==> flow/design.v <==
module adder #(parameter N = 64)
					(input logic [N-1:0] a, b,
					output logic [N-1:0] y);
	assign y = a + b;
endmodule
module alu (input logic [63:0] a, input logic [63:0] b, input logic [3:0] ALUControl,
				output logic [63:0] result, output logic zero);
	always_comb begin
		casez(ALUControl)
			4'b0000: result = a & b;
			4'b0001: result = a | b;
			4'b0010: result = a + b;
			4'b0110: result = a - b;
			4'b0111: result = b;
			default : result = 64'b1;
		endcase
		zero = result === '0 ? '1 : '0;
	end
endmodule
module aludec (input  logic [10:0] funct,  
					input  logic [1:0]  aluop,  
					output logic [3:0] alucontrol);  				
	always_comb
		if (aluop == 2'b00) alucontrol = 4'b0010;			 
		else if (aluop == 2'b01) alucontrol = 4'b0111; 	 
		else if((aluop == 2'b10)  & (funct == 11'b10001011000)) alucontrol = 4'b0010;	 
		else if((aluop == 2'b10)  & (funct == 11'b11001011000)) alucontrol = 4'b0110;	 
		else if((aluop == 2'b10)  & (funct == 11'b10001010000)) alucontrol = 4'b0000;	 
		else if((aluop == 2'b10)  & (funct == 11'b10101010000)) alucontrol = 4'b0001;	 
		else if((aluop == 2'b10)  & (funct == 11'b10010001000 || funct == 11'b10010001001)) alucontrol = 4'b0010;  
		else if((aluop == 2'b10)  & (funct == 11'b11010001000 || funct == 11'b11010001001)) alucontrol = 4'b0110;  
		else alucontrol = 4'b0000;
endmodule
module maindec(
    input logic [10:0] Op,
    output logic Reg2Loc, 
    output logic ALUSrc, 
    output logic MemtoReg, 
    output logic RegWrite, 
    output logic MemRead, 
    output logic MemWrite, 
    output logic Branch,
    output logic [1:0] ALUOp
);
    always_comb begin
        casez (Op)
            11'b111_1100_0010: {Reg2Loc, ALUSrc, MemtoReg, RegWrite, MemRead, MemWrite, Branch, ALUOp} = 9'b011110000; 
            11'b111_1100_0000: {Reg2Loc, ALUSrc, MemtoReg, RegWrite, MemRead, MemWrite, Branch, ALUOp} = 9'b110001000;
            11'b101_1010_0???: {Reg2Loc, ALUSrc, MemtoReg, RegWrite, MemRead, MemWrite, Branch, ALUOp} = 9'b100000101;
            11'b100_0101_1000, 
            11'b110_0101_1000, 
            11'b100_0101_0000, 
            11'b101_0101_0000: {Reg2Loc, ALUSrc, MemtoReg, RegWrite, MemRead, MemWrite, Branch, ALUOp} = 9'b000100010;
				11'b100_1000_100?,
				11'b110_1000_100?: {Reg2Loc, ALUSrc, MemtoReg, RegWrite, MemRead, MemWrite, Branch, ALUOp} = 9'b010100010;
            default: {Reg2Loc, ALUSrc, MemtoReg, RegWrite, MemRead, MemWrite, Branch, ALUOp} = 9'b000000000;
        endcase
    end
endmodule
module controller(input logic [10:0] instr,
						output logic [3:0] AluControl,						
						output logic reg2loc, regWrite, AluSrc, Branch,
											memtoReg, memRead, memWrite);
	logic [1:0] AluOp_s;
	maindec 	decPpal 	(.Op(instr), 
							.Reg2Loc(reg2loc), 
							.ALUSrc(AluSrc), 
							.MemtoReg(memtoReg), 
							.RegWrite(regWrite), 
							.MemRead(memRead), 
							.MemWrite(memWrite), 
							.Branch(Branch), 
							.ALUOp(AluOp_s));	
	aludec 	decAlu 	(.funct(instr), 
							.aluop(AluOp_s), 
							.alucontrol(AluControl));
endmodule
module flopr #(parameter N = 64) (input logic clk,
					input logic reset,
					input logic [N-1:0] d,
					output logic [N-1:0] q);
			always_ff @(posedge clk, posedge reset)
				if (reset) q <= 4'b0;
				else q <= d;
endmodule
module mux2 #(parameter N = 64)
				(input logic [N-1:0] d0, d1,
				input logic s,
				output logic [N-1:0] y);
	assign y = s ? d1 : d0;
endmodule
module sl2 #(parameter N = 64)
				(input logic [N-1:0] a,					
				output logic [N-1:0] y);
	assign y[0] = 1'b0;
	assign y[1] = 1'b0;
	assign y[63:2] = a[61:0];
endmodule
module signext(input logic [31:0] a, output logic [63:0] y);
	always_comb
		casez(a[31:21])
			11'b11111000010,  
			11'b11111000000:  
				y = {{55{a[20]}}, a[20:12]};  
			11'b10110100???:  
				y = {{45{a[23]}}, a[23:5]};  
			11'b100_1000_100?, 11'b110_1000_100?:  
				y = {{52{a[21]}}, a[21:10]};  
			default: y = 0;
		endcase
endmodule
module regfile(input logic clk, input logic we3, input logic [4:0] ra1,
					input logic [4:0] ra2, input logic [4:0] wa3, input logic [63:0] wd3,
					output logic [63:0] rd1, output logic [63:0] rd2);
	logic [63:0] registers [0:30];
	always @(*) begin
	  rd1 <= (ra1 == 5'd31) ? 64'd0 : registers[ra1];
	  rd2 <= (ra2 == 5'd31) ? 64'd0 : registers[ra2];
	end
	always_ff @(posedge clk) begin
	  if (we3 == 1 && wa3 != 5'd31) begin
			registers[wa3] <= wd3;
	  end
	end
endmodule
module fetch #(parameter N = 64)(input logic PCSrc_F,clk,reset,
					input logic [N-1:0] PCBranch_F,
					output logic [N-1:0] imem_addr_F);
	logic [N-1:0] add_out;
	logic [N-1:0] mux2_out;
	mux2 #(N) mux(add_out, PCBranch_F, PCSrc_F, mux2_out);
	flopr #(N) pc(clk, reset, mux2_out, imem_addr_F);
	adder #(N) add(imem_addr_F, N'('d4), add_out);
endmodule
module decode #(parameter N = 64)
					(input logic regWrite_D, reg2loc_D, clk,
					input logic [N-1:0] writeData3_D,
					input logic [31:0] instr_D,
					output logic [N-1:0] signImm_D, readData1_D, readData2_D, 
					input logic [4:0] wa3_D);  
	logic [4:0] ra2;			
	mux2 	#(5) 	ra2mux	(.d0(instr_D[20:16]), .d1(instr_D[4:0]), .s(reg2loc_D), .y(ra2));
	regfile 		registers(.clk(clk), .we3(regWrite_D), .ra1(instr_D[9:5]), .ra2(ra2), .wa3(wa3_D), 
								 .wd3(writeData3_D), .rd1(readData1_D), .rd2(readData2_D));
	signext 		ext		(.a(instr_D), .y(signImm_D));	
endmodule
module execute #(parameter N = 64)  
(
					input logic AluSrc,
					input logic [3:0] AluControl,
					input logic [N-1:0] PC_E, signImm_E, readData1_E, readData2_E,
					output logic [N-1:0] PCBranch_E, aluResult_E, writeData_E,
					output logic zero_E
	);
	logic [N-1:0] MUX_out;
	logic [N-1:0] sl2_out;
	sl2 sl2(signImm_E,sl2_out);
	mux2 mux(readData2_E, signImm_E, AluSrc, MUX_out);
	adder adder(PC_E,sl2_out,PCBranch_E);
	alu alu(readData1_E,MUX_out,AluControl,aluResult_E, zero_E);
	assign writeData_E = readData2_E;
endmodule
module memory 	(input logic Branch_M, zero_M,					
					output logic PCSrc_M);
	assign PCSrc_M = Branch_M & zero_M;
endmodule
module writeback #(parameter N = 64)
					(input logic [N-1:0] aluResult_W, DM_readData_W,
					input logic memtoReg,
					output logic [N-1:0] writeData3_W);					
	mux2 #(64) MtoRmux (.d0(aluResult_W), .d1(DM_readData_W), .s(memtoReg), .y(writeData3_W));
endmodule
module datapath #(parameter N = 64)
					(input logic reset, clk,
					input logic reg2loc,									
					input logic AluSrc,
					input logic [3:0] AluControl,
					input logic	Branch,
					input logic memRead,
					input logic memWrite,
					input logic regWrite,	
					input logic memtoReg,									
					input logic [31:0] IM_readData,
					input logic [N-1:0] DM_readData,
					output logic [N-1:0] IM_addr, DM_addr, DM_writeData,
					output logic DM_writeEnable, DM_readEnable );					
	logic PCSrc;
	logic [N-1:0] PCBranch_E, aluResult_E, writeData_E, writeData3; 
	logic [N-1:0] signImm_D, readData1_D, readData2_D;
	logic zero_E;
	logic [95:0] qIF_ID;
	logic [270:0] qID_EX;
	logic [202:0] qEX_MEM;
	logic [134:0] qMEM_WB;
	fetch 	#(64) 	FETCH 	(.PCSrc_F(PCSrc),
										.clk(clk),
										.reset(reset),
										.PCBranch_F(qEX_MEM[197:134]),
										.imem_addr_F(IM_addr));								
	flopr 	#(96)		IF_ID 	(.clk(clk),
										.reset(reset), 
										.d({IM_addr, IM_readData}),
										.q(qIF_ID));
	decode 	#(64) 	DECODE 	(.regWrite_D(qMEM_WB[134]),
										.reg2loc_D(reg2loc), 
										.clk(clk),
										.writeData3_D(writeData3),
										.instr_D(qIF_ID[31:0]), 
										.signImm_D(signImm_D), 
										.readData1_D(readData1_D),
										.readData2_D(readData2_D),
										.wa3_D(qMEM_WB[4:0]));				
	flopr 	#(271)	ID_EX 	(.clk(clk),
										.reset(reset), 
										.d({AluSrc, AluControl, Branch, memRead, memWrite, regWrite, memtoReg,	
											qIF_ID[95:32], signImm_D, readData1_D, readData2_D, qIF_ID[4:0]}),
										.q(qID_EX));	
	execute 	#(64) 	EXECUTE 	(.AluSrc(qID_EX[270]),
										.AluControl(qID_EX[269:266]),
										.PC_E(qID_EX[260:197]), 
										.signImm_E(qID_EX[196:133]), 
										.readData1_E(qID_EX[132:69]), 
										.readData2_E(qID_EX[68:5]), 
										.PCBranch_E(PCBranch_E), 
										.aluResult_E(aluResult_E), 
										.writeData_E(writeData_E), 
										.zero_E(zero_E));											
	flopr 	#(203)	EX_MEM 	(.clk(clk),
										.reset(reset), 
										.d({qID_EX[265:261], PCBranch_E, zero_E, aluResult_E, writeData_E, qID_EX[4:0]}),
										.q(qEX_MEM));	
	memory				MEMORY	(.Branch_M(qEX_MEM[202]), 
										.zero_M(qEX_MEM[133]), 
										.PCSrc_M(PCSrc));
	assign DM_writeData = qEX_MEM[68:5];
	assign DM_addr = qEX_MEM[132:69];
	assign DM_writeEnable = qEX_MEM[200];
	assign DM_readEnable = qEX_MEM[201];
	flopr 	#(135)	MEM_WB 	(.clk(clk),
										.reset(reset), 
										.d({qEX_MEM[199:198], qEX_MEM[132:69],	DM_readData, qEX_MEM[4:0]}),
										.q(qMEM_WB));
	writeback #(64) 	WRITEBACK (.aluResult_W(qMEM_WB[132:69]), 
										.DM_readData_W(qMEM_WB[68:5]), 
										.memtoReg(qMEM_WB[133]), 
										.writeData3_W(writeData3));		
endmodule
module processor_arm #(parameter N = 64)
							(input logic CLOCK_50, reset,
							output logic [N-1:0] IM_addr,
							input  logic [31:0] IM_readData,
							output logic [N-1:0] DM_writeData, DM_addr,
							output logic DM_writeEnable, DM_readEnable,
							input  logic [N-1:0] DM_readData);
	logic [31:0] q;
	logic [3:0] AluControl;
	logic reg2loc, regWrite, AluSrc, Branch, memtoReg, memRead, memWrite;
	logic [10:0] instr;
	assign q = IM_readData;
	controller 		c 			(.instr(instr), 
									.AluControl(AluControl), 
									.reg2loc(reg2loc), 
									.regWrite(regWrite), 
									.AluSrc(AluSrc), 
									.Branch(Branch),
									.memtoReg(memtoReg), 
									.memRead(memRead), 
									.memWrite(memWrite));
	datapath #(64) dp 		(.reset(reset), 
									.clk(CLOCK_50), 
									.reg2loc(reg2loc), 
									.AluSrc(AluSrc), 
									.AluControl(AluControl), 
									.Branch(Branch), 
									.memRead(memRead),
									.memWrite(memWrite), 
									.regWrite(regWrite), 
									.memtoReg(memtoReg), 
									.IM_readData(q), 
									.DM_readData(DM_readData), 
									.IM_addr(IM_addr), 
									.DM_addr(DM_addr), 
									.DM_writeData(DM_writeData), 
									.DM_writeEnable(DM_writeEnable), 
									.DM_readEnable(DM_readEnable));				
	flopr #(11)		IF_ID_TOP(.clk(CLOCK_50),
									.reset(reset), 
									.d(q[31:21]), 
									.q(instr));
endmodule
== Step by step through the tools: processor_arm ==
Each step is given for the RTL above and for the edited RTL.
Lines under "original" count in the file above, lines under "edited" in the edited file.
"change": "edited" minus "original" as printed here. "relative change": 100 x difference / "original".
Operators carry their Yosys type and port widths (W data, S select, Z words).
A cell with n/a has no value.
Inputs
  top module: processor_arm
  clock port: CLOCK_50
  standard-cell library: sky130hd
  library corner: tt_025C_1v80

== Diff ==
The edit as a unified diff against the file above.
This change comes from a script, not from a designer. The edited design behaves differently; no optimisation was intended.
begin of diff
@@ -129,5 +129,8 @@
 	logic [N-1:0] add_out;
 	logic [N-1:0] mux2_out;
-	mux2 #(N) mux(add_out, PCBranch_F, PCSrc_F, mux2_out);
+	wire [N-1:0] mux2_out_0, mux2_out_1;
+	mux2 #(N) mux(add_out, PCBranch_F, PCSrc_F, mux2_out_0);
+	mux2 #(N) mux_b (~add_out, PCBranch_F, PCSrc_F, mux2_out_1);
+	assign mux2_out = mux2_out_0 ^ mux2_out_1;
 	flopr #(N) pc(clk, reset, mux2_out, imem_addr_F);
 	adder #(N) add(imem_addr_F, N'('d4), add_out);
end of diff

== After elaboration ==
Yosys after proc, flatten, opt, wreduce and memory -nomap, before mapping. Enables and synchronous resets that opt folds into registers are not counted as muxes. Memory bits, and registers merged into a memory's read port (data or address), are not among the register bits. Print and check cells are not counted. Equal cells are merged and count once.
Yosys's memory passes give these memory sizes; they may raise the number of words (mostly to a power of two), join words into wider ones and drop unused or constant bits.
Operators by class
  div/mod/pow operators: original 0, edited 0, change 0
  add/sub/neg operators: original 4, edited 4, change 0, relative change 0.00%
  multipliers: original 0, edited 0, change 0
  equal/unequal tests: original 28, edited 28, change 0, relative change 0.00%
  bitwise operators: original 9, edited 11, change +2, relative change +22.22%
  shift operators: original 0, edited 0, change 0
  order comparisons: original 0, edited 0, change 0
  muxes and demuxes: original 21, edited 22, change +1, relative change +4.76%
  reductions and logical operators: original 9, edited 9, change 0, relative change 0.00%
Operators with widths
  $mux W64: original 6, edited 7, change +1, relative change +16.67%
  $not A64 Y64: original 0, edited 1, change +1
  $xor A64 B64 Y64: original 0, edited 1, change +1
Operator kinds equal on both sides are left out: 29.
Storage and ports
  latch bits: original 0, edited 0, change 0
  output and inout bits: original 194, edited 194, change 0, relative change 0.00%
  word width x clocked read ports: original 0, edited 0, change 0
  bits in writable memories: original 1984, edited 1984, change 0, relative change 0.00%
  flip-flop bits (word level): original 780, edited 780, change 0, relative change 0.00%
  memories kept: original 1, edited 1, change 0, relative change 0.00%
  bits in read-only memories: original 0, edited 0, change 0
  bits of input ports: original 98, edited 98, change 0, relative change 0.00%
  word-level cells: original 78, edited 81, change +3, relative change +3.85%
Memory list
  words x width with read and write ports: original dp.DECODE.registers.registers 31 x 64 bit 2R1W, edited dp.DECODE.registers.registers 31 x 64 bit 2R1W

== Longest topological paths ==
Longest topological path by Yosys (ltp), each cell counted once; first at word level (registers and memories cut), then after technology mapping (sequential cells cut; the memories' decode and read muxes count).
Depth
  depth after elaboration: original 13, edited 13, change 0, relative change 0.00%
  ABC_AREA: original 0, edited 0
  gate-level depth with buffers: original 30, edited 31, change +1, relative change +3.33%
  mapped depth without buffers: original 27, edited 28, change +1, relative change +3.70%

== Netlist ==
Yosys stat after the flow's synthesis: flattened, memories mapped to cells. It holds for the ABC_AREA given above (unset counts as 0); a run with the other value may have another netlist.
Cells by type
  sky130_fd_sc_hd__dfrtp_1: original 721, edited 529, change -192, relative change -26.63%
  sky130_fd_sc_hd__nor2_1: original 391, edited 212, change -179, relative change -45.78%
  sky130_fd_sc_hd__a31oi_1: original 155, edited 18, change -137, relative change -88.39%
  sky130_fd_sc_hd__a21oi_1: original 315, edited 242, change -73, relative change -23.17%
  sky130_fd_sc_hd__a211oi_1: original 83, edited 14, change -69, relative change -83.13%
  sky130_fd_sc_hd__a311o_1: original 0, edited 66, change +66
  sky130_fd_sc_hd__a311oi_1: original 386, edited 322, change -64, relative change -16.58%
  sky130_fd_sc_hd__o32ai_1: original 2, edited 66, change +64, relative change +3200.00%
  sky130_fd_sc_hd__clkbuf_1: original 613, edited 551, change -62, relative change -10.11%
  sky130_fd_sc_hd__ha_1: original 128, edited 66, change -62, relative change -48.44%
  sky130_fd_sc_hd__xor2_1: original 94, edited 36, change -58, relative change -61.70%
  sky130_fd_sc_hd__xnor2_1: original 124, edited 77, change -47, relative change -37.90%
  sky130_fd_sc_hd__a21o_1: original 84, edited 40, change -44, relative change -52.38%
  sky130_fd_sc_hd__o21ai_0: original 258, edited 299, change +41, relative change +15.89%
  sky130_fd_sc_hd__nand3_1: original 577, edited 616, change +39, relative change +6.76%
  sky130_fd_sc_hd__nand2_1: original 2265, edited 2228, change -37, relative change -1.63%
  sky130_fd_sc_hd__buf_1: original 89, edited 126, change +37, relative change +41.57%
  sky130_fd_sc_hd__inv_1: original 82, edited 46, change -36, relative change -43.90%
Cell types equal on both sides are left out: 13.
The list need not be complete.
Synthesis totals
  cell count: original 10120, edited 9123, change -997, relative change -9.85%
  mapped area (sq um): original 127791.3, edited 117994.4, change -9796.9, relative change -7.67%
  flip-flops: original 2705, edited 2513, change -192, relative change -7.10%
  buffer cells: original 855, edited 827, change -28, relative change -3.27%
  sequential area (sq um): original 77619.4, edited 72814.8, change -4804.6, relative change -6.19%
The figures by module come from a second, unflattened synthesis with its own total; it is not the netlist above.
Second synthesis, totals
  cell total of the unflattened synthesis: original 8426, edited 8625, change +199, relative change +2.36%
  area total of the unflattened synthesis (sq um): original 132025.4, edited 133903.4, change +1878.0, relative change +1.42%
Each row is one instance without its submodules.
By module, original
  regfile: times used 1, area 91901.9 sq um, cells 4879, seq. area 59577.1 sq um
  alu: times used 1, area 7495.9 sq um, cells 1120, seq. area 0.0 sq um
  flopr (N=271): times used 1, area 6785.3 sq um, cells 272, seq. area 6781.5 sq um
  flopr (N=203): times used 1, area 5083.6 sq um, cells 204, seq. area 5079.9 sq um
  adder (N=64): times used 1, area 3902.5 sq um, cells 579, seq. area 0.0 sq um
  adder: times used 1, area 3902.5 sq um, cells 579, seq. area 0.0 sq um
  flopr (N=135): times used 1, area 3382.0 sq um, cells 136, seq. area 3378.2 sq um
  flopr (N=96): times used 1, area 2406.1 sq um, cells 97, seq. area 2402.3 sq um
  mux2 (N=64): times used 2, area 1077.3 sq um, cells 71, seq. area 0.0 sq um
  flopr (N=64): times used 1, area 1605.3 sq um, cells 65, seq. area 1601.5 sq um
  mux2: times used 1, area 1077.3 sq um, cells 71, seq. area 0.0 sq um
  signext: times used 1, area 750.7 sq um, cells 97, seq. area 0.0 sq um
  sl2: times used 1, area 484.2 sq um, cells 65, seq. area 0.0 sq um
  execute (N=64): times used 1, area 480.5 sq um, cells 64, seq. area 0.0 sq um
original: Modules not listed: 11.
By module, edited
  regfile: times used 1, area 91901.9 sq um, cells 4879, seq. area 59577.1 sq um
  alu: times used 1, area 7495.9 sq um, cells 1120, seq. area 0.0 sq um
  flopr (N=271): times used 1, area 6785.3 sq um, cells 272, seq. area 6781.5 sq um
  flopr (N=203): times used 1, area 5083.6 sq um, cells 204, seq. area 5079.9 sq um
  adder (N=64): times used 1, area 3902.5 sq um, cells 579, seq. area 0.0 sq um
  adder: times used 1, area 3902.5 sq um, cells 579, seq. area 0.0 sq um
  flopr (N=135): times used 1, area 3382.0 sq um, cells 136, seq. area 3378.2 sq um
  mux2 (N=64): times used 3, area 1077.3 sq um, cells 71, seq. area 0.0 sq um
  flopr (N=96): times used 1, area 2406.1 sq um, cells 97, seq. area 2402.3 sq um
  flopr (N=64): times used 1, area 1605.3 sq um, cells 65, seq. area 1601.5 sq um
  mux2: times used 1, area 1077.3 sq um, cells 71, seq. area 0.0 sq um
  fetch (N=64): times used 1, area 808.3 sq um, cells 130, seq. area 0.0 sq um
  signext: times used 1, area 750.7 sq um, cells 97, seq. area 0.0 sq um
  sl2: times used 1, area 484.2 sq um, cells 65, seq. area 0.0 sq um
edited: Modules not listed: 11.

== Worst setup path after synthesis ==
Path of least setup slack by OpenSTA after synthesis, without wires, with an ideal clock, recovery checks aside; 20% of the period is set as input and as output delay. Where synthesis merged equal registers, the netlist keeps one of their names.
Timing post-synthesis
  path type: original register to register, edited register to register
  start: original register dp.ID_EX.q[270], edited register dp.ID_EX.q[270]
  end: original register dp.EX_MEM.q[133], edited register dp.EX_MEM.q[133]
  buffers on the path: original 3, edited 3, change 0, relative change 0.00%
  setup time (ns): original 0.096, edited 0.095, change -0.001
  required time (ns): original 9.904, edited 9.905, change +0.001, relative change +0.01%
  delay of the path (ns): original 7.572, edited 6.655, change -0.917, relative change -12.11%
  stages on the path: original 31, edited 29, change -2, relative change -6.45%
  clock period (ns): original 10.0, edited 10.0, change 0.0, relative change 0.00%
  launch time at the first pin (ns): original 0.000, edited 0.000, change 0.000
  path slack (ns): original 2.428, edited 3.345, change +0.917
  data arrival time (ns): original 7.476, edited 6.560, change -0.916, relative change -12.25%
  period reached after synthesis (ns): original 7.572, edited 6.655, change -0.917, relative change -12.11%
"delay of the path" is the arrival time less input delay plus setup time.
"stages on the path" counts driving pins, that of a launching flip-flop among them; a cell with two outputs on the path counts twice.
"period reached after synthesis" = period - worst setup slack (recovery checks aside). The figure is calculated, with input and output delays left at 20% of the set period.
Between the ends stands the longest chain of elaborated cells between them, by number of cells; it is not shown to be the way that was timed. Of several equally long chains one is given.
Each line given opens the expression or statement behind the cell; cells for indexed reads and writes are added by Yosys, which also makes memories of some case tables.
On the way, post-synthesis, original
  path through: sky130_fd_sc_hd__dfrtp_1 > sky130_fd_sc_hd__buf_6 > sky130_fd_sc_hd__buf_2 > sky130_fd_sc_hd__mux2_2 > sky130_fd_sc_hd__inv_1 > sky130_fd_sc_hd__ha_1 > sky130_fd_sc_hd__o21ai_0 > sky130_fd_sc_hd__o21bai_1 > sky130_fd_sc_hd__nor4_2 > sky130_fd_sc_hd__and3_1 > sky130_fd_sc_hd__nand3_1 > sky130_fd_sc_hd__nand3b_1 > sky130_fd_sc_hd__or4_1 > sky130_fd_sc_hd__nor3_1 > sky130_fd_sc_hd__o2111ai_1 > sky130_fd_sc_hd__nand2_1 > sky130_fd_sc_hd__xor2_1 > sky130_fd_sc_hd__ha_1 > sky130_fd_sc_hd__clkbuf_1 > sky130_fd_sc_hd__a21o_1 > sky130_fd_sc_hd__a21o_1 > sky130_fd_sc_hd__a221oi_1 > sky130_fd_sc_hd__o21ai_0 > sky130_fd_sc_hd__a2111oi_0 > sky130_fd_sc_hd__o31ai_1 > sky130_fd_sc_hd__xnor2_1 > sky130_fd_sc_hd__a221o_1 > sky130_fd_sc_hd__or4b_1 > sky130_fd_sc_hd__or4_1 > sky130_fd_sc_hd__or4_1 > sky130_fd_sc_hd__nor4_2
  length of the longest elaborated chain: 5
  elaborated cells between the ends (all ways): 8
  source lines of those cells: 7
  classes of those cells: add/sub: 2; eq/ne: 1; mux: 3; logic: 2
RTL lines, path post-synthesis, original
  start, declared: RTL line 81  | output logic [N-1:0] q);
  start, assigned: RTL line 83  | if (reset) q <= 4'b0;
  start, assigned: RTL line 84  | else q <= d;
  $mux W64: RTL line 90  | assign y = s ? d1 : d0;
  $sub A64 B64 Y64: RTL line 13  | 4'b0110: result = a - b;
  $pmux W64 S5: RTL line 9  | casez(ALUControl)
  $eqx A64 B1 Y1: RTL line 17  | zero = result === '0 ? '1 : '0;
  $mux W1: RTL line 17
  end, assigned: RTL line 83
  end, assigned: RTL line 84
  end, declared: RTL line 81
Nets of the timed path that keep an RTL name, with a line that drives or declares them; the list need not be complete.
Named nets, post-synthesis, original (RTL line)
  dp.EXECUTE.alu.result[63]: 9
On the way, post-synthesis, edited
  path through: sky130_fd_sc_hd__dfrtp_1 > sky130_fd_sc_hd__buf_6 > sky130_fd_sc_hd__buf_6 > sky130_fd_sc_hd__buf_8 > sky130_fd_sc_hd__mux2_2 > sky130_fd_sc_hd__inv_1 > sky130_fd_sc_hd__ha_1 > sky130_fd_sc_hd__o221ai_1 > sky130_fd_sc_hd__nor4_2 > sky130_fd_sc_hd__nand4bb_1 > sky130_fd_sc_hd__nor4_2 > sky130_fd_sc_hd__and2_2 > sky130_fd_sc_hd__nand4b_4 > sky130_fd_sc_hd__nor4_2 > sky130_fd_sc_hd__o2111ai_1 > sky130_fd_sc_hd__nor4_4 > sky130_fd_sc_hd__nor2_1 > sky130_fd_sc_hd__xor2_1 > sky130_fd_sc_hd__ha_1 > sky130_fd_sc_hd__nand2_1 > sky130_fd_sc_hd__o21ai_0 > sky130_fd_sc_hd__a2111oi_0 > sky130_fd_sc_hd__a21oi_1 > sky130_fd_sc_hd__a41oi_1 > sky130_fd_sc_hd__xor2_1 > sky130_fd_sc_hd__o221ai_1 > sky130_fd_sc_hd__or4_1 > sky130_fd_sc_hd__or4_1 > sky130_fd_sc_hd__nor4b_2
  length of the longest elaborated chain: 5
  elaborated cells between the ends (all ways): 8
  source lines of those cells: 7
  classes of those cells: add/sub: 2; eq/ne: 1; mux: 3; logic: 2
RTL lines, path post-synthesis, edited
  start, declared: RTL line 81  | output logic [N-1:0] q);
  start, assigned: RTL line 83  | if (reset) q <= 4'b0;
  start, assigned: RTL line 84  | else q <= d;
  $mux W64: RTL line 90  | assign y = s ? d1 : d0;
  $sub A64 B64 Y64: RTL line 13  | 4'b0110: result = a - b;
  $pmux W64 S5: RTL line 9  | casez(ALUControl)
  $eqx A64 B1 Y1: RTL line 17  | zero = result === '0 ? '1 : '0;
  $mux W1: RTL line 17
  end, assigned: RTL line 83
  end, assigned: RTL line 84
  end, declared: RTL line 81
Named nets, post-synthesis, edited (RTL line)
  dp.EXECUTE.alu.result[60]: 9

== Path in the finished layout ==
From the final timing report of the runs of pair 1: the path of least setup slack in the routed layout; clock arrival at registers is part of the times.
Timing after layout
  path type: original register to register, edited register to register
  start: original register dp.ID_EX.q[270], edited register dp.ID_EX.q[270]
  end: original register dp.EX_MEM.q[133], edited register dp.EX_MEM.q[133]
  stages on the path: original 29, edited 26, change -3, relative change -10.34%
  buffers on the path: original 3, edited 0, change -3, relative change -100.00%
  required time (ns): original 16.23, edited 16.18, change -0.05, relative change -0.31%
  launch time at the first pin (ns): original 0.93, edited 0.90, change -0.03, relative change -3.23%
  path slack (ns): original 5.61, edited 6.54, change +0.93
  setup time (ns): original 0.10, edited 0.10, change 0.00
  data arrival time (ns): original 10.62, edited 9.64, change -0.98, relative change -9.23%
  clock period (ns): original 15.4, edited 15.4, change 0.0, relative change 0.00%
Between the ends stands the longest chain of elaborated cells between them, by number of cells; it is not shown to be the way that was timed. Of several equally long chains one is given.
On the way, after layout, original
  path through: sky130_fd_sc_hd__dfrtp_4 > sky130_fd_sc_hd__buf_4 > sky130_fd_sc_hd__inv_2 > sky130_fd_sc_hd__buf_4 > sky130_fd_sc_hd__nor3_1 > sky130_fd_sc_hd__o21bai_1 > sky130_fd_sc_hd__nor4_2 > sky130_fd_sc_hd__buf_4 > sky130_fd_sc_hd__and3_1 > sky130_fd_sc_hd__nand3_1 > sky130_fd_sc_hd__nand3b_1 > sky130_fd_sc_hd__or4_1 > sky130_fd_sc_hd__nor3_1 > sky130_fd_sc_hd__o2111ai_1 > sky130_fd_sc_hd__nand2_1 > sky130_fd_sc_hd__xor2_1 > sky130_fd_sc_hd__ha_1 > sky130_fd_sc_hd__a21o_1 > sky130_fd_sc_hd__a21o_1 > sky130_fd_sc_hd__a221oi_1 > sky130_fd_sc_hd__o21ai_0 > sky130_fd_sc_hd__a2111oi_1 > sky130_fd_sc_hd__o31ai_1 > sky130_fd_sc_hd__xnor2_1 > sky130_fd_sc_hd__a221o_1 > sky130_fd_sc_hd__or4b_1 > sky130_fd_sc_hd__or4_1 > sky130_fd_sc_hd__or4_1 > sky130_fd_sc_hd__nor4_2
  length of the longest elaborated chain: 5
  elaborated cells between the ends (all ways): 8
  source lines of those cells: 7
  classes of those cells: add/sub: 2; eq/ne: 1; mux: 3; logic: 2
RTL lines, path after layout, original
  start, declared: RTL line 81  | output logic [N-1:0] q);
  start, assigned: RTL line 83  | if (reset) q <= 4'b0;
  start, assigned: RTL line 84  | else q <= d;
  $mux W64: RTL line 90  | assign y = s ? d1 : d0;
  $sub A64 B64 Y64: RTL line 13  | 4'b0110: result = a - b;
  $pmux W64 S5: RTL line 9  | casez(ALUControl)
  $eqx A64 B1 Y1: RTL line 17  | zero = result === '0 ? '1 : '0;
  $mux W1: RTL line 17
  end, assigned: RTL line 83
  end, assigned: RTL line 84
  end, declared: RTL line 81
Nets of the timed path that keep an RTL name, with a line that drives or declares them; the list need not be complete.
Named nets, after layout, original (RTL line)
  dp.EXECUTE.alu.result[63]: 9
On the way, after layout, edited
  path through: sky130_fd_sc_hd__dfrtp_4 > sky130_fd_sc_hd__mux2i_1 > sky130_fd_sc_hd__ha_1 > sky130_fd_sc_hd__o221ai_1 > sky130_fd_sc_hd__nor4_2 > sky130_fd_sc_hd__nand4bb_1 > sky130_fd_sc_hd__nor4_2 > sky130_fd_sc_hd__and2_2 > sky130_fd_sc_hd__nand4b_4 > sky130_fd_sc_hd__nor4_2 > sky130_fd_sc_hd__o2111ai_1 > sky130_fd_sc_hd__nor4_4 > sky130_fd_sc_hd__nor2_1 > sky130_fd_sc_hd__xor2_1 > sky130_fd_sc_hd__ha_1 > sky130_fd_sc_hd__nand2_1 > sky130_fd_sc_hd__o21ai_0 > sky130_fd_sc_hd__a2111oi_0 > sky130_fd_sc_hd__a21oi_1 > sky130_fd_sc_hd__xnor2_1 > sky130_fd_sc_hd__o221ai_1 > sky130_fd_sc_hd__nor2_1 > sky130_fd_sc_hd__nand4_1 > sky130_fd_sc_hd__or4_1 > sky130_fd_sc_hd__or4_1 > sky130_fd_sc_hd__nor4b_2
  length of the longest elaborated chain: 5
  elaborated cells between the ends (all ways): 8
  source lines of those cells: 7
  classes of those cells: add/sub: 2; eq/ne: 1; mux: 3; logic: 2
RTL lines, path after layout, edited
  start, declared: RTL line 81  | output logic [N-1:0] q);
  start, assigned: RTL line 83  | if (reset) q <= 4'b0;
  start, assigned: RTL line 84  | else q <= d;
  $mux W64: RTL line 90  | assign y = s ? d1 : d0;
  $sub A64 B64 Y64: RTL line 13  | 4'b0110: result = a - b;
  $pmux W64 S5: RTL line 9  | casez(ALUControl)
  $eqx A64 B1 Y1: RTL line 17  | zero = result === '0 ? '1 : '0;
  $mux W1: RTL line 17
  end, assigned: RTL line 83
  end, assigned: RTL line 84
  end, declared: RTL line 81
Named nets, after layout, edited (RTL line)
  dp.EXECUTE.alu.result[52]: 9

== Layout results ==
Both versions went through the flow (Yosys, OpenROAD) with the same settings in each pair. Constraints: input delay and output delay 20% of the set period each, output load 0.01 pF.
Settings, pair 1
  CORE_MARGIN: 5
  CORE_UTILIZATION: 20
  CTS_CLUSTER_DIAMETER: 81
  MIN_ROUTING_LAYER: met1
  PLACE_DENSITY: 0.48
  SETUP_SLACK_MARGIN: 0.04
  period_ns: 15.4
  CAP_MARGIN: 20
  SLEW_MARGIN: 20
Final reports, pair 1
  reached clock period (ns): original 9.788, edited 8.861, change -0.927, relative change -9.47%
  worst setup slack after layout (ns): original 5.612, edited 6.539, change +0.927
  lowest hold slack (ns): original 0.336, edited 0.346, change +0.010
  chip area in the Yosys report (sq um): original 127791.3, edited 117994.4, change -9796.9, relative change -7.67%
  sum of negative setup slack (ns): original 0.000, edited 0.000, change 0.000
  die area (sq um): original 655039.0, edited 605432.0, change -49607.0, relative change -7.57%
  power consumption (mW): original 19.582, edited 18.471, change -1.111, relative change -5.67%
  standard-cell area after routing (sq um): original 149697.0, edited 138279.0, change -11418.0, relative change -7.63%
"reached clock period" means the clock period less the worst setup slack. The figure is calculated, with input and output delays left at 20% of the set period.
"power consumption": no workload was simulated; the value follows from the tool's default switching activity.
